==> flow/design.v <==
module alu(clk,src0,src1,shamt,func,dst,dst_EX_DM,ov,zr,neg);
localparam ADD	= 3'b000;
localparam SUB 	= 3'b001;
localparam AND	= 3'b010;
localparam NOR	= 3'b011; 
localparam SLL	= 3'b100;
localparam SRL	= 3'b101;
localparam SRA	= 3'b110;
localparam LHB  = 3'b111;
localparam ADDi 	= 4'b0000;
localparam ADDZi 	= 4'b0001;
localparam SUBi 	= 4'b0010;
localparam ANDi		= 4'b0011;
localparam NORi		= 4'b0100;
localparam SLLi		= 4'b0101;
localparam SRLi		= 4'b0110;
localparam SRAi		= 4'b0111;
localparam LWi		= 4'b1000;
localparam SWi		= 4'b1001;
localparam LHBi		= 4'b1010;
localparam LLBi		= 4'b1011;
localparam BRi		= 4'b1100;
localparam JALi		= 4'b1101;
localparam JRi		= 4'b1110;
localparam HLTi		= 4'b1111;
localparam RF2SRC0 	= 2'b00;
localparam IMM_BR2SRC0 = 2'b01;			 
localparam IMM_JMP2SRC0 = 2'b10;		 
localparam IMM2SRC0 = 2'b11;			 
localparam RF2SRC1	= 2'b00;
localparam IMM2SRC1 = 2'b01;			 
localparam NPC2SRC1 = 2'b10;			 
input clk;
input [15:0] src0,src1;
input [2:0] func;			 
input [3:0] shamt;			 
output [15:0] dst;			 
output reg [15:0] dst_EX_DM;
output ov,zr,neg;
wire [15:0] sum;		 
wire [15:0] sum_sat;	 
wire [15:0] src0_2s_cmp;
wire cin;
wire sat_neg,sat_pos;
wire shft_in;
wire [15:0] shft_l1,shft_l2,shft_l4,shft_l;		 
wire [15:0] shft_r1,shft_r2,shft_r4,shft_r;		 
assign src0_2s_cmp = (func==SUB) ? ~src0 : src0;	 
assign cin = (func==SUB) ? 1 : 0;					 
assign sum = src1 + src0_2s_cmp + cin;
assign sat_neg = (src1[15] && src0_2s_cmp[15] && ~sum[15]) ? 1 : 0;
assign sat_pos = (~src1[15] && !src0_2s_cmp[15] && sum[15]) ? 1 : 0;
assign sum_sat = (sat_pos) ? 16'h7fff :
                 (sat_neg) ? 16'h8000 :
				 sum;
assign ov = sat_pos | sat_neg;
assign shft_l1 = (shamt[0]) ? {src1[14:0],1'b0} : src1;
assign shft_l2 = (shamt[1]) ? {shft_l1[13:0],2'b00} : shft_l1;
assign shft_l4 = (shamt[2]) ? {shft_l2[11:0],4'h0} : shft_l2;
assign shft_l = (shamt[3]) ? {shft_l4[7:0],8'h00} : shft_l4;
assign shft_in = (func==SRA) ? src1[15] : 0;
assign shft_r1 = (shamt[0]) ? {shft_in,src1[15:1]} : src1;
assign shft_r2 = (shamt[1]) ? {{2{shft_in}},shft_r1[15:2]} : shft_r1;
assign shft_r4 = (shamt[2]) ? {{4{shft_in}},shft_r2[15:4]} : shft_r2;
assign shft_r = (shamt[3]) ? {{8{shft_in}},shft_r4[15:8]} : shft_r4;
assign dst = (func==AND) ? src1 & src0 :
			 (func==NOR) ? ~(src1 | src0) :
			 (func==SLL) ? shft_l :
			 ((func==SRL) || (func==SRA)) ? shft_r :
			 (func==LHB) ? {src1[7:0],src0[7:0]} : sum_sat;	 
assign zr = ~|dst;
assign neg = dst[15];
always @(posedge clk)
  dst_EX_DM <= dst;
endmodule
module br_bool(clk,rst_n,clk_z_ID_EX,clk_nv_ID_EX,br_instr_ID_EX,
               jmp_imm_ID_EX,jmp_reg_ID_EX,cc_ID_EX,zr,ov,neg,
			   zr_EX_DM,flow_change_ID_EX);
input clk,rst_n;
input clk_z_ID_EX;			 
input clk_nv_ID_EX;			 
input br_instr_ID_EX;		 
input jmp_imm_ID_EX;		 
input jmp_reg_ID_EX;		 
input [2:0] cc_ID_EX;		 
input zr,ov,neg;			 
output reg flow_change_ID_EX;		 
output reg zr_EX_DM;				 
reg neg_EX_DM,ov_EX_DM;
always @(posedge clk, negedge rst_n)
  if (!rst_n)
    zr_EX_DM  <= 0;
  else if (clk_z_ID_EX) 
    zr_EX_DM  <= zr;
always @(posedge clk, negedge rst_n)
  if (!rst_n)
    begin
      ov_EX_DM  <= 0;
	  neg_EX_DM <= 0;
	end
  else if (clk_nv_ID_EX)
    begin
      ov_EX_DM  <= ov;
	  neg_EX_DM <= neg;
	end
always @* begin
  flow_change_ID_EX = jmp_imm_ID_EX | jmp_reg_ID_EX;	 
  if (br_instr_ID_EX)
    case (cc_ID_EX)
	  3'b000 : flow_change_ID_EX = ~zr_EX_DM;
	  3'b001 : flow_change_ID_EX = zr_EX_DM;
	  3'b010 : flow_change_ID_EX = ~zr_EX_DM & ~neg_EX_DM;
	  3'b011 : flow_change_ID_EX = neg_EX_DM;
	  3'b100 : flow_change_ID_EX = zr_EX_DM | (~zr_EX_DM & ~neg_EX_DM);
	  3'b101 : flow_change_ID_EX = neg_EX_DM | zr_EX_DM;
	  3'b110 : flow_change_ID_EX = ov_EX_DM;
	  3'b111 : flow_change_ID_EX = 1;
	endcase
end
endmodule
module dst_mux(clk,dm_re_EX_DM,dm_rd_data_EX_DM,pc_EX_DM,dst_EX_DM,rf_w_data_DM_WB,jmp_imm_EX_DM);
input clk;
input dm_re_EX_DM;
input jmp_imm_EX_DM;
input [15:0] dm_rd_data_EX_DM;		 
input [15:0] pc_EX_DM;				 
input [15:0] dst_EX_DM;				 
output reg[15:0] rf_w_data_DM_WB;		 
always @(posedge clk)
  if (dm_re_EX_DM)
    rf_w_data_DM_WB <= dm_rd_data_EX_DM;
  else if (jmp_imm_EX_DM)
    rf_w_data_DM_WB <= pc_EX_DM;
  else
    rf_w_data_DM_WB <= dst_EX_DM;
endmodule
module src_mux(clk,stall_ID_EX,stall_EX_DM,src0sel_ID_EX,src1sel_ID_EX,p0,p1,
               imm_ID_EX,pc_ID_EX,p0_EX_DM,src0,src1,dst_EX_DM,dst_DM_WB,
			   byp0_EX,byp0_DM,byp1_EX,byp1_DM);
input clk;
input stall_ID_EX,stall_EX_DM;					 
input [1:0] src0sel_ID_EX,src1sel_ID_EX;		 
input [15:0] p0;					 
input [15:0] p1;					 
input [15:0] pc_ID_EX;				 
input [11:0] imm_ID_EX;				 
input [15:0] dst_EX_DM;				 
input [15:0] dst_DM_WB;				 
input byp0_EX,byp1_EX;				 
input byp0_DM,byp1_DM;				 
output reg [15:0] p0_EX_DM;			 
output [15:0] src0,src1;			 
reg [15:0] p0_ID_EX,p1_ID_EX;		 
wire[15:0] RF_p0,RF_p1;				 
localparam ADD	= 3'b000;
localparam SUB 	= 3'b001;
localparam AND	= 3'b010;
localparam NOR	= 3'b011; 
localparam SLL	= 3'b100;
localparam SRL	= 3'b101;
localparam SRA	= 3'b110;
localparam LHB  = 3'b111;
localparam ADDi 	= 4'b0000;
localparam ADDZi 	= 4'b0001;
localparam SUBi 	= 4'b0010;
localparam ANDi		= 4'b0011;
localparam NORi		= 4'b0100;
localparam SLLi		= 4'b0101;
localparam SRLi		= 4'b0110;
localparam SRAi		= 4'b0111;
localparam LWi		= 4'b1000;
localparam SWi		= 4'b1001;
localparam LHBi		= 4'b1010;
localparam LLBi		= 4'b1011;
localparam BRi		= 4'b1100;
localparam JALi		= 4'b1101;
localparam JRi		= 4'b1110;
localparam HLTi		= 4'b1111;
localparam RF2SRC0 	= 2'b00;
localparam IMM_BR2SRC0 = 2'b01;			 
localparam IMM_JMP2SRC0 = 2'b10;		 
localparam IMM2SRC0 = 2'b11;			 
localparam RF2SRC1	= 2'b00;
localparam IMM2SRC1 = 2'b01;			 
localparam NPC2SRC1 = 2'b10;			 
always @(posedge clk)
  if (!stall_ID_EX)
    begin
	  p0_ID_EX <= p0;
	  p1_ID_EX <= p1;
	end
assign RF_p0 = (byp0_EX) ? dst_EX_DM :		 
               (byp0_DM) ? dst_DM_WB :
			   p0_ID_EX;
assign RF_p1 = (byp1_EX) ? dst_EX_DM :		 
               (byp1_DM) ? dst_DM_WB :
			   p1_ID_EX;	
always @(posedge clk)
  if (!stall_EX_DM)
	p0_EX_DM <= RF_p0;
assign src0 = (src0sel_ID_EX == RF2SRC0) ? RF_p0 : 
              (src0sel_ID_EX == IMM_BR2SRC0) ? {{7{imm_ID_EX[8]}},imm_ID_EX[8:0]} :		 
			  (src0sel_ID_EX == IMM_JMP2SRC0) ? {{4{imm_ID_EX[11]}},imm_ID_EX[11:0]} :	 
              {{12{imm_ID_EX[3]}},imm_ID_EX[3:0]};		 
assign src1 = (src1sel_ID_EX == RF2SRC1) ? RF_p1 : 
              (src1sel_ID_EX == NPC2SRC1) ? pc_ID_EX :	 
			  {{8{imm_ID_EX[7]}},imm_ID_EX[7:0]};			 
endmodule
module pc(clk,rst_n,stall_IM_ID,dst_ID_EX,
          pc,pc_ID_EX,flow_change_ID_EX,pc_EX_DM);
input clk,rst_n;
input flow_change_ID_EX;			 
input stall_IM_ID;					 
input [15:0] dst_ID_EX;				 
output [15:0] pc;					 
output reg [15:0] pc_ID_EX;			 
output reg [15:0] pc_EX_DM;			 
reg [15:0] pc,pc_IM_ID;
wire [15:0] nxt_pc;
assign nxt_pc = pc + 1;
always @(posedge clk, negedge rst_n)
  if (!rst_n)
    pc <= 16'h0000;
  else if (!stall_IM_ID)	 
    if (flow_change_ID_EX)
      pc <= dst_ID_EX;
    else
	  pc <= nxt_pc;
always @(posedge clk)
  if (!stall_IM_ID)
    pc_IM_ID <= nxt_pc;		 
always @(posedge clk)
  pc_ID_EX <= pc_IM_ID;	 
always @(posedge clk)
  pc_EX_DM <= pc_ID_EX;	 
endmodule
module id(clk,rst_n,instr,zr_EX_DM,br_instr_ID_EX,jmp_imm_ID_EX,jmp_reg_ID_EX,
          jmp_imm_EX_DM,rf_re0,rf_re1,
          rf_we_DM_WB,rf_p0_addr,rf_p1_addr,rf_dst_addr_DM_WB,alu_func_ID_EX,src0sel_ID_EX,
		  src1sel_ID_EX,dm_re_EX_DM,dm_we_EX_DM,clk_z_ID_EX,clk_nv_ID_EX,instr_ID_EX,
		  cc_ID_EX, stall_IM_ID,stall_ID_EX,stall_EX_DM,hlt_DM_WB,byp0_EX,byp0_DM,
		  byp1_EX,byp1_DM,flow_change_ID_EX);
input clk,rst_n;
input [15:0] instr;					 
input zr_EX_DM;						 
input flow_change_ID_EX;
output reg jmp_imm_ID_EX;
output reg jmp_reg_ID_EX;
output reg br_instr_ID_EX;			 
output reg jmp_imm_EX_DM;			 
output reg rf_re0;					 
output reg rf_re1;					 
output reg rf_we_DM_WB;				 
output reg [3:0] rf_p0_addr;		 
output reg [3:0] rf_p1_addr;		 
output reg [3:0] rf_dst_addr_DM_WB;	 
output reg [2:0] alu_func_ID_EX;	 
output reg [1:0] src0sel_ID_EX;		 
output reg [1:0] src1sel_ID_EX;		 
output reg dm_re_EX_DM;				 
output reg dm_we_EX_DM;				 
output reg clk_z_ID_EX;				 
output reg clk_nv_ID_EX;			 
output [11:0] instr_ID_EX;			 
output [2:0] cc_ID_EX;				 
output stall_IM_ID;					 
output stall_ID_EX;					 
output stall_EX_DM;					 
output reg hlt_DM_WB;				 
output reg byp0_EX,byp0_DM;			 
output reg byp1_EX,byp1_DM;			 
reg br_instr;
reg jmp_imm;
reg jmp_reg;
reg rf_we;
reg hlt;
reg [3:0] rf_dst_addr;
reg [2:0] alu_func;
reg [1:0] src0sel,src1sel;
reg dm_re;
reg dm_we;
reg clk_z;
reg clk_nv;
reg cond_ex;
reg [15:0] instr_IM_ID;			 
reg	rf_we_ID_EX,rf_we_EX_DM;
reg [3:0] rf_dst_addr_ID_EX,rf_dst_addr_EX_DM;
reg	dm_re_ID_EX;
reg	dm_we_ID_EX;
reg hlt_ID_EX,hlt_EX_DM;
reg [11:0] instr_ID_EX;		 
reg flow_change_EX_DM;		 
reg cond_ex_ID_EX;			 
wire load_use_hazard,flush;
localparam ADD	= 3'b000;
localparam SUB 	= 3'b001;
localparam AND	= 3'b010;
localparam NOR	= 3'b011; 
localparam SLL	= 3'b100;
localparam SRL	= 3'b101;
localparam SRA	= 3'b110;
localparam LHB  = 3'b111;
localparam ADDi 	= 4'b0000;
localparam ADDZi 	= 4'b0001;
localparam SUBi 	= 4'b0010;
localparam ANDi		= 4'b0011;
localparam NORi		= 4'b0100;
localparam SLLi		= 4'b0101;
localparam SRLi		= 4'b0110;
localparam SRAi		= 4'b0111;
localparam LWi		= 4'b1000;
localparam SWi		= 4'b1001;
localparam LHBi		= 4'b1010;
localparam LLBi		= 4'b1011;
localparam BRi		= 4'b1100;
localparam JALi		= 4'b1101;
localparam JRi		= 4'b1110;
localparam HLTi		= 4'b1111;
localparam RF2SRC0 	= 2'b00;
localparam IMM_BR2SRC0 = 2'b01;			 
localparam IMM_JMP2SRC0 = 2'b10;		 
localparam IMM2SRC0 = 2'b11;			 
localparam RF2SRC1	= 2'b00;
localparam IMM2SRC1 = 2'b01;			 
localparam NPC2SRC1 = 2'b10;			 
always @(posedge clk, negedge rst_n)
  if (!rst_n)
    instr_IM_ID <= 16'hb000;			 
  else if (!stall_IM_ID)
    instr_IM_ID <= instr;				 
always @(posedge clk)
  if (!stall_ID_EX)
    begin
	  br_instr_ID_EX 	<= br_instr & !load_use_hazard & !flush;
	  jmp_imm_ID_EX   	<= jmp_imm & !load_use_hazard & !flush;
	  jmp_reg_ID_EX   	<= jmp_reg & !load_use_hazard & !flush;
	  rf_we_ID_EX     	<= rf_we & !load_use_hazard & !flush;
	  rf_dst_addr_ID_EX	<= rf_dst_addr;
	  alu_func_ID_EX    <= alu_func;
	  src0sel_ID_EX		<= src0sel;
	  src1sel_ID_EX		<= src1sel;
	  dm_re_ID_EX       <= dm_re & !load_use_hazard & !flush;
	  dm_we_ID_EX       <= dm_we & !load_use_hazard & !flush;
	  clk_z_ID_EX		<= clk_z & !load_use_hazard & !flush;
	  clk_nv_ID_EX		<= clk_nv & !load_use_hazard & !flush;
	  instr_ID_EX		<= instr_IM_ID[11:0];
	  cond_ex_ID_EX 	<= cond_ex;
	end
always @(posedge clk)
  if (!stall_EX_DM)
    begin
	  rf_we_EX_DM		<= rf_we_ID_EX & (!(cond_ex_ID_EX & !zr_EX_DM));	 
	  rf_dst_addr_EX_DM <= rf_dst_addr_ID_EX;
      dm_re_EX_DM		<= dm_re_ID_EX;
	  dm_we_EX_DM		<= dm_we_ID_EX;
	  jmp_imm_EX_DM 	<= jmp_imm_ID_EX;
	end
always @(posedge clk) begin
  rf_we_DM_WB 		<= rf_we_EX_DM;
  rf_dst_addr_DM_WB <= rf_dst_addr_EX_DM;
end
always @(posedge clk, negedge rst_n)
  if (!rst_n) 
    begin
	  byp0_EX <= 1'b0;
	  byp0_DM <= 1'b0;
	  byp1_EX <= 1'b0;
	  byp1_DM <= 1'b0;
	end
  else
    begin
	  byp0_EX <= (rf_dst_addr_ID_EX==rf_p0_addr) ? (rf_we_ID_EX & !(cond_ex_ID_EX & !zr_EX_DM) & |rf_p0_addr) : 1'b0;
	  byp0_DM <= (rf_dst_addr_EX_DM==rf_p0_addr) ? (rf_we_EX_DM & |rf_p0_addr) : 1'b0;
	  byp1_EX <= (rf_dst_addr_ID_EX==rf_p1_addr) ? (rf_we_ID_EX & !(cond_ex_ID_EX & !zr_EX_DM) & |rf_p1_addr) : 1'b0;
	  byp1_DM <= (rf_dst_addr_EX_DM==rf_p1_addr) ? (rf_we_EX_DM & |rf_p1_addr) : 1'b0;
	end
always @(posedge clk, negedge rst_n)
  if (!rst_n)
    begin
	  hlt_ID_EX <= 1'b0;
	  hlt_EX_DM <= 1'b0;
	  hlt_DM_WB <= 1'b0;
    end
  else
    begin
	  hlt_ID_EX <= hlt & !flush | hlt_ID_EX;	 
	  hlt_EX_DM <= hlt_ID_EX;
	  hlt_DM_WB <= hlt_EX_DM;
	end
always @(posedge clk, negedge rst_n)
  if (!rst_n)
    flow_change_EX_DM <= 1'b0;
  else if(!stall_EX_DM)
    flow_change_EX_DM <= flow_change_ID_EX;
assign flush = flow_change_ID_EX | flow_change_EX_DM | hlt_ID_EX | hlt_EX_DM;
assign load_use_hazard = (((rf_dst_addr_ID_EX==rf_p0_addr) && rf_re0) || 
                          ((rf_dst_addr_ID_EX==rf_p1_addr) && rf_re1)) ? dm_re_ID_EX : 1'b0;
assign stall_IM_ID = hlt_ID_EX | load_use_hazard;
assign stall_ID_EX = 1'b0;  
assign stall_EX_DM = 1'b0;  
assign cc_ID_EX = instr_ID_EX[11:9];
always @* begin
  br_instr = 0;
  jmp_imm = 0;
  jmp_reg = 0;
  rf_re0 = 0;
  rf_re1 = 0;
  rf_we = 0;
  rf_p0_addr = instr_IM_ID[3:0];
  rf_p1_addr = instr_IM_ID[7:4];
  rf_dst_addr = instr_IM_ID[11:8];
  alu_func = ADD;
  src0sel = RF2SRC0;
  src1sel = RF2SRC1;
  dm_re = 0;
  dm_we = 0;
  clk_z = 0;
  clk_nv = 0;
  hlt = 0;
  cond_ex = 0;
  case (instr_IM_ID[15:12])
    ADDi : begin
	  rf_re0 = 1;
	  rf_re1 = 1;
	  rf_we = 1;
      clk_z = 1;
      clk_nv = 1;
	end
	ADDZi : begin
	  rf_re0 = 1;
	  rf_re1 = 1;
	  rf_we = 1;	 
      clk_z = 1;
      clk_nv = 1;
	  cond_ex = 1;	 
	end
	SUBi : begin
	  rf_re0 = 1;
	  rf_re1 = 1;
	  rf_we = 1;
      alu_func = SUB;	
      clk_z = 1;
      clk_nv = 1;	  
	end
	ANDi : begin
	  rf_re0 = 1;
	  rf_re1 = 1;
	  rf_we = 1;
      alu_func = AND;
	  clk_z = 1;
	end
	NORi : begin
	  rf_re0 = 1;
	  rf_re1 = 1;
	  rf_we = 1;
      alu_func = NOR;
	  clk_z = 1;
	end	
	SLLi : begin
	  rf_re1 = 1;
	  rf_we = 1;
      alu_func = SLL;
	  clk_z = 1;
	end	
	SRLi : begin
	  rf_re1 = 1;
	  rf_we = 1;
      alu_func = SRL;
	  clk_z = 1;
	end	
	SRAi : begin
	  rf_re1 = 1;
	  rf_we = 1;
      alu_func = SRA;
	  clk_z = 1;
	end
	LWi : begin
	  src0sel = IMM2SRC0;		 
	  rf_re1 = 1;
	  rf_we = 1;
	  dm_re = 1;
	end
	SWi : begin
	  src0sel = IMM2SRC0;					 
	  rf_re1 = 1;							 
	  rf_re0 = 1;							 
	  rf_p0_addr = instr_IM_ID[11:8];		 
	  dm_we = 1;
	end
	LHBi : begin
	  rf_re0 = 1;
	  rf_p0_addr = instr_IM_ID[11:8];		 
	  src1sel = IMM2SRC1;					 
	  rf_we = 1;
	  alu_func = LHB;
	end
	LLBi : begin
	  rf_re0 = 1;					 
	  rf_p0_addr = 4'h0;			 
	  src1sel = IMM2SRC1;			 
	  rf_we = 1;
	end
    BRi : begin
	  src0sel = IMM_BR2SRC0;		 
	  src1sel = NPC2SRC1;			 
	  br_instr = 1;
	end
	JALi : begin
	  src0sel = IMM_JMP2SRC0;		 
	  src1sel = NPC2SRC1;			 
	  rf_we = 1;
	  rf_dst_addr = 4'hF;			 
	  jmp_imm = 1;
	end
	JRi : begin
	  rf_re0 = 1;					 
	  rf_p0_addr = 4'h0;
	  rf_re1 = 1;					 
	  jmp_reg = 1;
	end
	HLTi : begin
	  hlt = 1;
	end
  endcase
end
endmodule
module rf(clk,p0_addr,p1_addr,p0,p1,re0,re1,dst_addr,dst,we);
input clk;
input [3:0] p0_addr, p1_addr;			 
input re0,re1;							 
input [3:0] dst_addr;					 
input [15:0] dst;						 
input we;								 
output [15:0] p0,p1;  					 
reg [15:0] mem[0:15];					 
always @(posedge clk)
  if (we)
    mem[dst_addr] <= dst;
assign p0 = (p0_addr == 4'h0) ? 16'b0 : ((we && (p0_addr == dst_addr)) ? dst : mem[p0_addr]);
assign p1 = (p1_addr == 4'h0) ? 16'b0 : ((we && (p1_addr == dst_addr)) ? dst : mem[p1_addr]);
endmodule
module cpu(clk,rst_n, iaddr, instr, wdata, we, addr, re, rdata, hlt);
input clk,rst_n;
input [15:0] instr;				 
input [15:0] rdata; 			 
output we, re; 
output [15:0] iaddr;			 
output [15:0] addr; 
output [15:0] wdata; 
output hlt;						 
wire [11:0] instr_ID_EX;		 
wire [15:0] src0,src1;			 
wire [15:0] dst_EX_DM;			 
wire [15:0] dst_ID_EX;			 
wire [15:0] pc_ID_EX;			 
wire [15:0] pc_EX_DM;			 
wire [15:0] rf_w_data_DM_WB;	 
wire [15:0] p0,p1;				 
wire [3:0] rf_p0_addr;			 
wire [3:0] rf_p1_addr;			 
wire [3:0] rf_dst_addr_DM_WB;	 
wire [2:0] alu_func_ID_EX;		 
wire [1:0] src0sel_ID_EX;		 
wire [1:0] src1sel_ID_EX;		 
wire [2:0] cc_ID_EX;			 
wire [15:0] p0_EX_DM;			 
wire stall_IM_ID,stall_ID_EX,stall_EX_DM;
wire flow_change_ID_EX,zr_EX_DM,br_instr_ID_EX,jmp_imm_ID_EX,jmp_reg_ID_EX,jmp_imm_EX_DM;
wire rf_re0,rf_re1,rf_we_DM_WB,dm_re_EX_DM,dm_we_EX_DM,clk_z_ID_EX,clk_nv_ID_EX;
wire hlt_DM_WB,byp0_EX,byp0_DM,byp1_EX,byp1_DM;
wire ov,zr,neg;
pc iPC(.clk(clk), .rst_n(rst_n), .stall_IM_ID(stall_IM_ID), .pc(iaddr), .dst_ID_EX(dst_ID_EX),
       .pc_ID_EX(pc_ID_EX), .pc_EX_DM(pc_EX_DM), .flow_change_ID_EX(flow_change_ID_EX));
id	iID(.clk(clk), .rst_n(rst_n), .instr(instr), .zr_EX_DM(zr_EX_DM), .br_instr_ID_EX(br_instr_ID_EX),
        .jmp_imm_ID_EX(jmp_imm_ID_EX), .jmp_reg_ID_EX(jmp_reg_ID_EX), .jmp_imm_EX_DM(jmp_imm_EX_DM), .rf_re0(rf_re0),
		.rf_re1(rf_re1), .rf_we_DM_WB(rf_we_DM_WB), .rf_p0_addr(rf_p0_addr), .rf_p1_addr(rf_p1_addr),
		.rf_dst_addr_DM_WB(rf_dst_addr_DM_WB), .alu_func_ID_EX(alu_func_ID_EX),
		.src0sel_ID_EX(src0sel_ID_EX), .src1sel_ID_EX(src1sel_ID_EX), .dm_re_EX_DM(dm_re_EX_DM),
		.dm_we_EX_DM(dm_we_EX_DM), .clk_z_ID_EX(clk_z_ID_EX), .clk_nv_ID_EX(clk_nv_ID_EX),
		.instr_ID_EX(instr_ID_EX), .cc_ID_EX(cc_ID_EX), .stall_IM_ID(stall_IM_ID),
		.stall_ID_EX(stall_ID_EX), .stall_EX_DM(stall_EX_DM), .hlt_DM_WB(hlt_DM_WB),
		.byp0_EX(byp0_EX), .byp0_DM(byp0_DM), .byp1_EX(byp1_EX), .byp1_DM(byp1_DM),
		.flow_change_ID_EX(flow_change_ID_EX));
rf iRF(.clk(clk), .p0_addr(rf_p0_addr), .p1_addr(rf_p1_addr), .p0(p0), .p1(p1),
       .re0(rf_re0), .re1(rf_re1), .dst_addr(rf_dst_addr_DM_WB), .dst(rf_w_data_DM_WB),
 	   .we(rf_we_DM_WB));
src_mux ISRCMUX(.clk(clk), .stall_ID_EX(stall_ID_EX), .stall_EX_DM(stall_EX_DM),
                .src0sel_ID_EX(src0sel_ID_EX), .src1sel_ID_EX(src1sel_ID_EX), .p0(p0), .p1(p1),
                .imm_ID_EX(instr_ID_EX), .pc_ID_EX(pc_ID_EX), .p0_EX_DM(p0_EX_DM),
				.src0(src0), .src1(src1), .dst_EX_DM(dst_EX_DM), .dst_DM_WB(rf_w_data_DM_WB),
			    .byp0_EX(byp0_EX), .byp0_DM(byp0_DM), .byp1_EX(byp1_EX), .byp1_DM(byp1_DM));
alu iALU(.clk(clk), .src0(src0), .src1(src1), .shamt(instr_ID_EX[3:0]), .func(alu_func_ID_EX),
         .dst(dst_ID_EX), .dst_EX_DM(dst_EX_DM), .ov(ov), .zr(zr), .neg(neg));
dst_mux iDSTMUX(.clk(clk), .dm_re_EX_DM(dm_re_EX_DM), .dm_rd_data_EX_DM(rdata),
                .dst_EX_DM(dst_EX_DM), .pc_EX_DM(pc_EX_DM), .rf_w_data_DM_WB(rf_w_data_DM_WB),
				.jmp_imm_EX_DM(jmp_imm_EX_DM));
br_bool iBRL(.clk(clk), .rst_n(rst_n), .clk_z_ID_EX(clk_z_ID_EX), .clk_nv_ID_EX(clk_nv_ID_EX),
             .br_instr_ID_EX(br_instr_ID_EX), .jmp_imm_ID_EX(jmp_imm_ID_EX),
			 .jmp_reg_ID_EX(jmp_reg_ID_EX), .cc_ID_EX(cc_ID_EX), .zr(zr), .ov(ov),
			 .zr_EX_DM(zr_EX_DM), .neg(neg), .flow_change_ID_EX(flow_change_ID_EX));	
assign wdata = p0_EX_DM; 
assign addr = dst_EX_DM; 
assign re = dm_re_EX_DM;
assign we = dm_we_EX_DM; 
assign hlt = hlt_DM_WB;
endmodule
* From RTL to reports: cpu *
What the tools print for cpu, step after step.
Line numbers count from 1 in the design file above.
Cell names lack the library's common part.
The mark n/a stands for no value.

set-up
  design top = cpu
  clock input = clk
  library = sky130hd
  timing corner = tt_025C_1v80

* After elaboration *
Source: Yosys, flattened and elaborated, memories not mapped. Widths are those after wreduce; folded enables and synchronous resets count as part of the registers. Print and check cells do not count. Equal cells are merged and count once.
Memory sizes are those after Yosys's memory passes, which may raise the word count (mostly to a power of two), join words into wider ones and drop unused or constant bits.

bit counts
  register bits = 184
  RAM bits = 256
  word width x clocked read ports = 32
  memories kept = 1
  input bits = 34
  output and inout bits = 51
  cells after elaboration = 229

operators by class
  add/sub/neg operators = 3
  equal/unequal tests = 36
  muxes and demuxes = 59
  bitwise operators = 41
  reductions and logical operators = 49

memory list
  name     depth  bits a word  read ports  write ports  RTL line  source
  iRF.mem  16     16           2           1            535       reg [15:0] mem[0:15];

operator list
  cell                                                                    count
  16-bit two-way mux                                                      29
  15-bit OR reduction                                                     7
  12-bit OR reduction                                                     4
  16-bit NOT                                                              2
  4-bit equality test (second input constant)                             8
  1-bit bitwise AND                                                       24
  3-bit equality test (second input constant)                             8
  3-bit parallel mux with 8-bit select                                    1
  1-bit parallel mux with 2-bit select                                    12
  9-bit OR reduction                                                      2
  16-bit by 1-bit adder with 16-bit output                                1
  16-bit by 1-bit adder with 16-bit output (second input constant)        1
  16-bit adder                                                            1
  16-bit bitwise AND                                                      1
  16-bit bitwise OR                                                       1
  16-bit OR reduction                                                     1
  4-bit by 3-bit equality test with 1-bit output (second input constant)  4
  4-bit equality test                                                     4
  8-bit OR reduction                                                      2
  13-bit OR reduction                                                     1
  3-bit by 2-bit equality test with 1-bit output (second input constant)  4
  4-bit logical NOT                                                       3
  4-bit OR reduction                                                      3
  4-bit parallel mux with 3-bit select                                    1
  11-bit OR reduction                                                     1
  1-bit two-way mux                                                       11
  2-bit OR reduction                                                      5
  1-bit bitwise OR                                                        9

Not listed: further kinds 19, cells in them 37.

* Depth *
Longest topological path by Yosys (ltp), each cell counted once; first at word level (registers and memories cut), then after technology mapping (sequential cells cut; the memories' decode and read muxes count).

depth
  depth after elaboration = 20
  ABC_AREA = 0
  gate-level depth with buffers = 19
  depth with buffers taken out = 16

* Synthesis result *
Source: synth_stat.txt of the flow (Yosys; design flattened, memories mapped). It holds for the ABC_AREA given above (unset counts as 0); a run with the other value may have another netlist.
The area totals of this step are shown rounded.

cell types
  cell      count  area in all (um^2)
  edfxtp_1  272    8.17E+03
  dfxtp_1   162    3243.11
  mux4_2    98     2.21E+03
  nand2_1   426    1.6E+03
  dfrtp_1   40     1000.96
  mux2i_1   80     800.768
  o21ai_0   109    545.523
  clkbuf_1  128    480.461
  a21oi_1   93     465.446
  nand3_1   93     465.446
  a311oi_1  52     455.437
  nor2_1    119    446.678
  xnor2_1   36     315.302
  and3_1    50     312.8
  mux2_2    26     292.781
  nand2b_1  46     287.776
  xor2_1    27     236.477
  a31oi_1   36     225.216

Other cell types: 67; their cells: 446.

mapped netlist
  cells in the netlist = 2339
  cell area after synthesis = 24960 um^2
  sequential area = 12490 um^2
  flip-flops = 477
  buffer cells = 171

The figures by module come from a second, unflattened synthesis with its own total; it is not the netlist above.

unflattened totals
  cells (unflattened synthesis) = 1933
  area total of the unflattened synthesis = 24850 um^2

Each row is one instance without its submodules.

by module
  module   times used  cells  area (um^2)  sequential area (um^2)
  rf       1           623    12170        7687
  alu      1           580    4108         320.3
  src_mux  1           222    2726         1441
  id       1           238    2714         1505
  pc       1           182    2288         1521
  dst_mux  1           69     665.6        320.3
  br_bool  1           19     177.7        75.1
  cpu      1           0      0.0          0.0

* Worst setup path after synthesis *
Source: OpenSTA report_checks on the synthesized netlist (no wires, ideal clock, input and output delay 20% of the period each), path of least setup slack; recovery checks are left aside. Register names are those of the netlist, which keeps one name where synthesis merged equal registers.

path post-synthesis
  path type = register to register
  from = reg iID.src1sel_ID_EX[0]
  to = reg iBRL.zr_EX_DM
  period = 6.2 ns
  setup time = 0.104 ns
  time at the first pin = 0.000 ns
  data arrival time = 4.708 ns
  data required time = 6.096 ns
  path slack = 1.388 ns
  path delay = 4.812 ns
  stages on the path = 19
  path buffers = 5
  synthesis period reached = 4.812 ns

"path delay" = arrival - input delay + setup time.
"stages on the path" counts driving pins, that of a launching flip-flop among them; a cell with two outputs on the path counts twice.
"synthesis period reached" is the clock period less the worst setup slack; recovery checks do not enter. This is arithmetic on one report: input and output delays are still those of the set period (20% each).
Between the ends stands the longest chain of elaborated cells between them, by number of cells; it is not shown to be the way that was timed. Of several equally long chains one is given.
Each line given opens the expression or statement behind the cell; cells for indexed reads and writes are added by Yosys, which also makes memories of some case tables.

between the ends, post-synthesis
  cells stage by stage = dfxtp_1 > buf_2 > buf_1 > clkbuf_1 > buf_1 > a21o_1 > inv_1 > ha_1 > a21oi_1 > o21ai_0 > a211oi_1 > mux2_2 > or4_1 > clkbuf_1 > a311oi_1 > o22ai_1 > nor4_1 > nand4b_1 > o41ai_2
  length of the longest elaborated chain = 17
  elaborated cells between the ends (all ways) = 35
  source lines of those cells = 22
  classes of those cells = add/sub (2); eq/ne (1); mux (20); logic (5); reduce/logical (7)

RTL lines, path post-synthesis
  element                                   RTL line  source
  from (decl)                               259       output reg [1:0] src1sel_ID_EX;
  from (assign)                             341       src1sel_ID_EX <= src1sel;
  2-bit equality test                       206       (src1sel_ID_EX == NPC2SRC1) ? pc_ID_EX :
  16-bit two-way mux                        206
  16-bit two-way mux                        205       assign src1 = (src1sel_ID_EX == RF2SRC1) ? RF_p1 :
  16-bit adder                              50        assign sum = src1 + src0_2s_cmp + cin;
  16-bit by 1-bit adder with 16-bit output  50
  1-bit NOT                                 51        assign sat_neg = (src1[15] && src0_2s_cmp[15] && ~sum[15]) ? 1 : 0;
  1-bit logical AND                         51
  [3 not listed]                            n/a
  16-bit two-way mux                        70        (func==LHB) ? {src1[7:0],src0[7:0]} : sum_sat;
  16-bit two-way mux                        69        ((func==SRL) || (func==SRA)) ? shft_r :
  16-bit two-way mux                        68        (func==SLL) ? shft_l :
  16-bit two-way mux                        67        (func==NOR) ? ~(src1 | src0) :
  16-bit two-way mux                        66        assign dst = (func==AND) ? src1 & src0 :
  16-bit OR reduction                       71        assign zr = ~|dst;
  1-bit logical NOT                         71
  to (assign)                               92        zr_EX_DM  <= 0;
  to (assign)                               94        zr_EX_DM  <= zr;
  to (decl)                                 88        output reg zr_EX_DM;

Nets of the timed path that keep an RTL name, with a line that drives or declares them; the list need not be complete.

named nets, post-synthesis
  signal         RTL line
  dst_ID_EX[15]  66

* Timing after layout *
From the final timing report of job 1: the path of least setup slack in the routed layout; clock arrival at registers is part of the times.

path after layout
  path type = register to register
  from = reg iID.src1sel_ID_EX[0]
  to = reg iBRL.zr_EX_DM
  period = 8.4 ns
  setup time = 0.09 ns
  time at the first pin = 0.57 ns
  data arrival time = 8.68 ns
  data required time = 8.88 ns
  path slack = 0.20 ns
  stages on the path = 19
  path buffers = 5

Between the ends stands the longest chain of elaborated cells between them, by number of cells; it is not shown to be the way that was timed. Of several equally long chains one is given.

between the ends, after layout
  cells stage by stage = dfxtp_1 > buf_2 > buf_1 > clkbuf_1 > buf_1 > a21o_1 > inv_1 > ha_1 > a21oi_1 > o21ai_0 > a211oi_1 > mux2_2 > or4_1 > clkbuf_1 > a311oi_1 > o22ai_1 > nor4_1 > nand4b_1 > o41ai_2
  length of the longest elaborated chain = 17
  elaborated cells between the ends (all ways) = 35
  source lines of those cells = 22
  classes of those cells = add/sub (2); eq/ne (1); mux (20); logic (5); reduce/logical (7)

RTL lines, path after layout
  element                                   RTL line  source
  from (decl)                               259       output reg [1:0] src1sel_ID_EX;
  from (assign)                             341       src1sel_ID_EX <= src1sel;
  2-bit equality test                       206       (src1sel_ID_EX == NPC2SRC1) ? pc_ID_EX :
  16-bit two-way mux                        206
  16-bit two-way mux                        205       assign src1 = (src1sel_ID_EX == RF2SRC1) ? RF_p1 :
  16-bit adder                              50        assign sum = src1 + src0_2s_cmp + cin;
  16-bit by 1-bit adder with 16-bit output  50
  1-bit NOT                                 51        assign sat_neg = (src1[15] && src0_2s_cmp[15] && ~sum[15]) ? 1 : 0;
  1-bit logical AND                         51
  [3 not listed]                            n/a
  16-bit two-way mux                        70        (func==LHB) ? {src1[7:0],src0[7:0]} : sum_sat;
  16-bit two-way mux                        69        ((func==SRL) || (func==SRA)) ? shft_r :
  16-bit two-way mux                        68        (func==SLL) ? shft_l :
  16-bit two-way mux                        67        (func==NOR) ? ~(src1 | src0) :
  16-bit two-way mux                        66        assign dst = (func==AND) ? src1 & src0 :
  16-bit OR reduction                       71        assign zr = ~|dst;
  1-bit logical NOT                         71
  to (assign)                               92        zr_EX_DM  <= 0;
  to (assign)                               94        zr_EX_DM  <= zr;
  to (decl)                                 88        output reg zr_EX_DM;

Nets of the timed path that keep an RTL name, with a line that drives or declares them; the list need not be complete.

named nets, after layout
  signal         RTL line
  dst_ID_EX[15]  66

Below are 3 stored runs of the flow (Yosys, OpenROAD; platform sky130hd) on cpu, each with its settings and what was measured, unordered. Constraints: input delay and output delay 20% of the set period each, output load 0.01 pF.
"achieved clock period" means the clock period less the worst setup slack. The figure is calculated, with input and output delays left at 20% of the set period.
Results are given in rounded form.

Job 1
==> flow/run.sh <==
#!/bin/bash
# the make line also repeats the synthesis and layout settings of config.mk as NAME=value (left out here)
make -C /OpenROAD-flow-scripts/flow DESIGN_CONFIG=/design/flow/config.mk WORK_HOME=/design/flow/orfs CLKGATE_MAP_FILE= finish
==> flow/config.mk <==
export PLATFORM = sky130hd
export DESIGN_NAME = cpu
export DESIGN_NICKNAME = cpu
export VERILOG_FILES = /design/flow/design.v
export SDC_FILE = /design/flow/constraint.sdc
export NUM_CORES = 4
export LEC_CHECK = 0
export CAP_MARGIN = 20
export CELL_PAD_IN_SITES_DETAIL_PLACEMENT = 0
export CELL_PAD_IN_SITES_GLOBAL_PLACEMENT = 2
export CORE_ASPECT_RATIO = 1.61
export CORE_MARGIN = 3
export CORE_UTILIZATION = 50
export CTS_CLUSTER_DIAMETER = 298
export CTS_CLUSTER_SIZE = 35
export GPL_ROUTABILITY_DRIVEN = 1
export GPL_TIMING_DRIVEN = 0
export MAX_ROUTING_LAYER = met4
export PLACE_DENSITY_LB_ADDON = 0.28
export SLEW_MARGIN = 15
export TNS_END_PERCENT = 5
==> flow/constraint.sdc <==
create_clock -name core_clock -period 8.4 [get_ports {clk}]
set_input_delay 1.6800 -clock core_clock [delete_from_list [all_inputs] [get_ports {clk}]]
set_output_delay 1.6800 -clock core_clock [all_outputs]
set_load 0.01 [all_outputs]

==> results of job 1 <==
chip area after synthesis (Yosys): 24960 um^2
die area: 52710 um^2
standard-cell area of the final layout: 27470 um^2
worst setup slack after layout: 0.200 ns
worst hold slack: 0.325 ns
achieved clock period: 8.200 ns

Job 2
==> flow/run.sh <==
#!/bin/bash
# the make line also repeats the synthesis and layout settings of config.mk as NAME=value (left out here)
make -C /OpenROAD-flow-scripts/flow DESIGN_CONFIG=/design/flow/config.mk WORK_HOME=/design/flow/orfs CLKGATE_MAP_FILE= finish
==> flow/config.mk <==
export PLATFORM = sky130hd
export DESIGN_NAME = cpu
export DESIGN_NICKNAME = cpu
export VERILOG_FILES = /design/flow/design.v
export SDC_FILE = /design/flow/constraint.sdc
export NUM_CORES = 4
export LEC_CHECK = 0
export ABC_AREA = 0
export CAP_MARGIN = 20
export CELL_PAD_IN_SITES_DETAIL_PLACEMENT = 0
export CELL_PAD_IN_SITES_GLOBAL_PLACEMENT = 2
export CORE_ASPECT_RATIO = 0.84
export CORE_MARGIN = 3
export CORE_UTILIZATION = 50
export CTS_CLUSTER_DIAMETER = 230
export CTS_CLUSTER_SIZE = 35
export GPL_ROUTABILITY_DRIVEN = 1
export GPL_TIMING_DRIVEN = 1
export MAX_ROUTING_LAYER = met5
export PLACE_DENSITY = 0.6
export SETUP_SLACK_MARGIN = 1.4
export SLEW_MARGIN = 15
export TNS_END_PERCENT = 40
==> flow/constraint.sdc <==
create_clock -name core_clock -period 8.4 [get_ports {clk}]
set_input_delay 1.6800 -clock core_clock [delete_from_list [all_inputs] [get_ports {clk}]]
set_output_delay 1.6800 -clock core_clock [all_outputs]
set_load 0.01 [all_outputs]

==> results of job 2 <==
chip area after synthesis (Yosys): 24960 um^2
die area: 52640 um^2
standard-cell area of the final layout: 26980 um^2
worst setup slack after layout: 2.344 ns
worst hold slack: 0.346 ns
achieved clock period: 6.056 ns

Job 3
==> flow/run.sh <==
#!/bin/bash
# the make line also repeats the synthesis and layout settings of config.mk as NAME=value (left out here)
make -C /OpenROAD-flow-scripts/flow DESIGN_CONFIG=/design/flow/config.mk WORK_HOME=/design/flow/orfs CLKGATE_MAP_FILE= finish
==> flow/config.mk <==
export PLATFORM = sky130hd
export DESIGN_NAME = cpu
export DESIGN_NICKNAME = cpu
export VERILOG_FILES = /design/flow/design.v
export SDC_FILE = /design/flow/constraint.sdc
export NUM_CORES = 4
export LEC_CHECK = 0
export ABC_AREA = 0
export CAP_MARGIN = 20
export CORE_ASPECT_RATIO = 0.53
export CORE_MARGIN = 4
export CORE_UTILIZATION = 17
export CTS_CLUSTER_DIAMETER = 35
export CTS_CLUSTER_SIZE = 91
export GPL_ROUTABILITY_DRIVEN = 1
export GPL_TIMING_DRIVEN = 0
export MAX_ROUTING_LAYER = met4
export MIN_ROUTING_LAYER = met1
export PLACE_DENSITY_LB_ADDON = 0.14
export SETUP_SLACK_MARGIN = -0.27
export SLEW_MARGIN = 40
export TNS_END_PERCENT = 25
==> flow/constraint.sdc <==
create_clock -name core_clock -period 7.69 [get_ports {clk}]
set_input_delay 1.5380 -clock core_clock [delete_from_list [all_inputs] [get_ports {clk}]]
set_output_delay 1.5380 -clock core_clock [all_outputs]
set_load 0.01 [all_outputs]

==> results of job 3 <==
chip area after synthesis (Yosys): 24960 um^2
die area: 153300 um^2
standard-cell area of the final layout: 32220 um^2
worst setup slack after layout: 0.037 ns
worst hold slack: 0.326 ns
achieved clock period: 7.653 ns
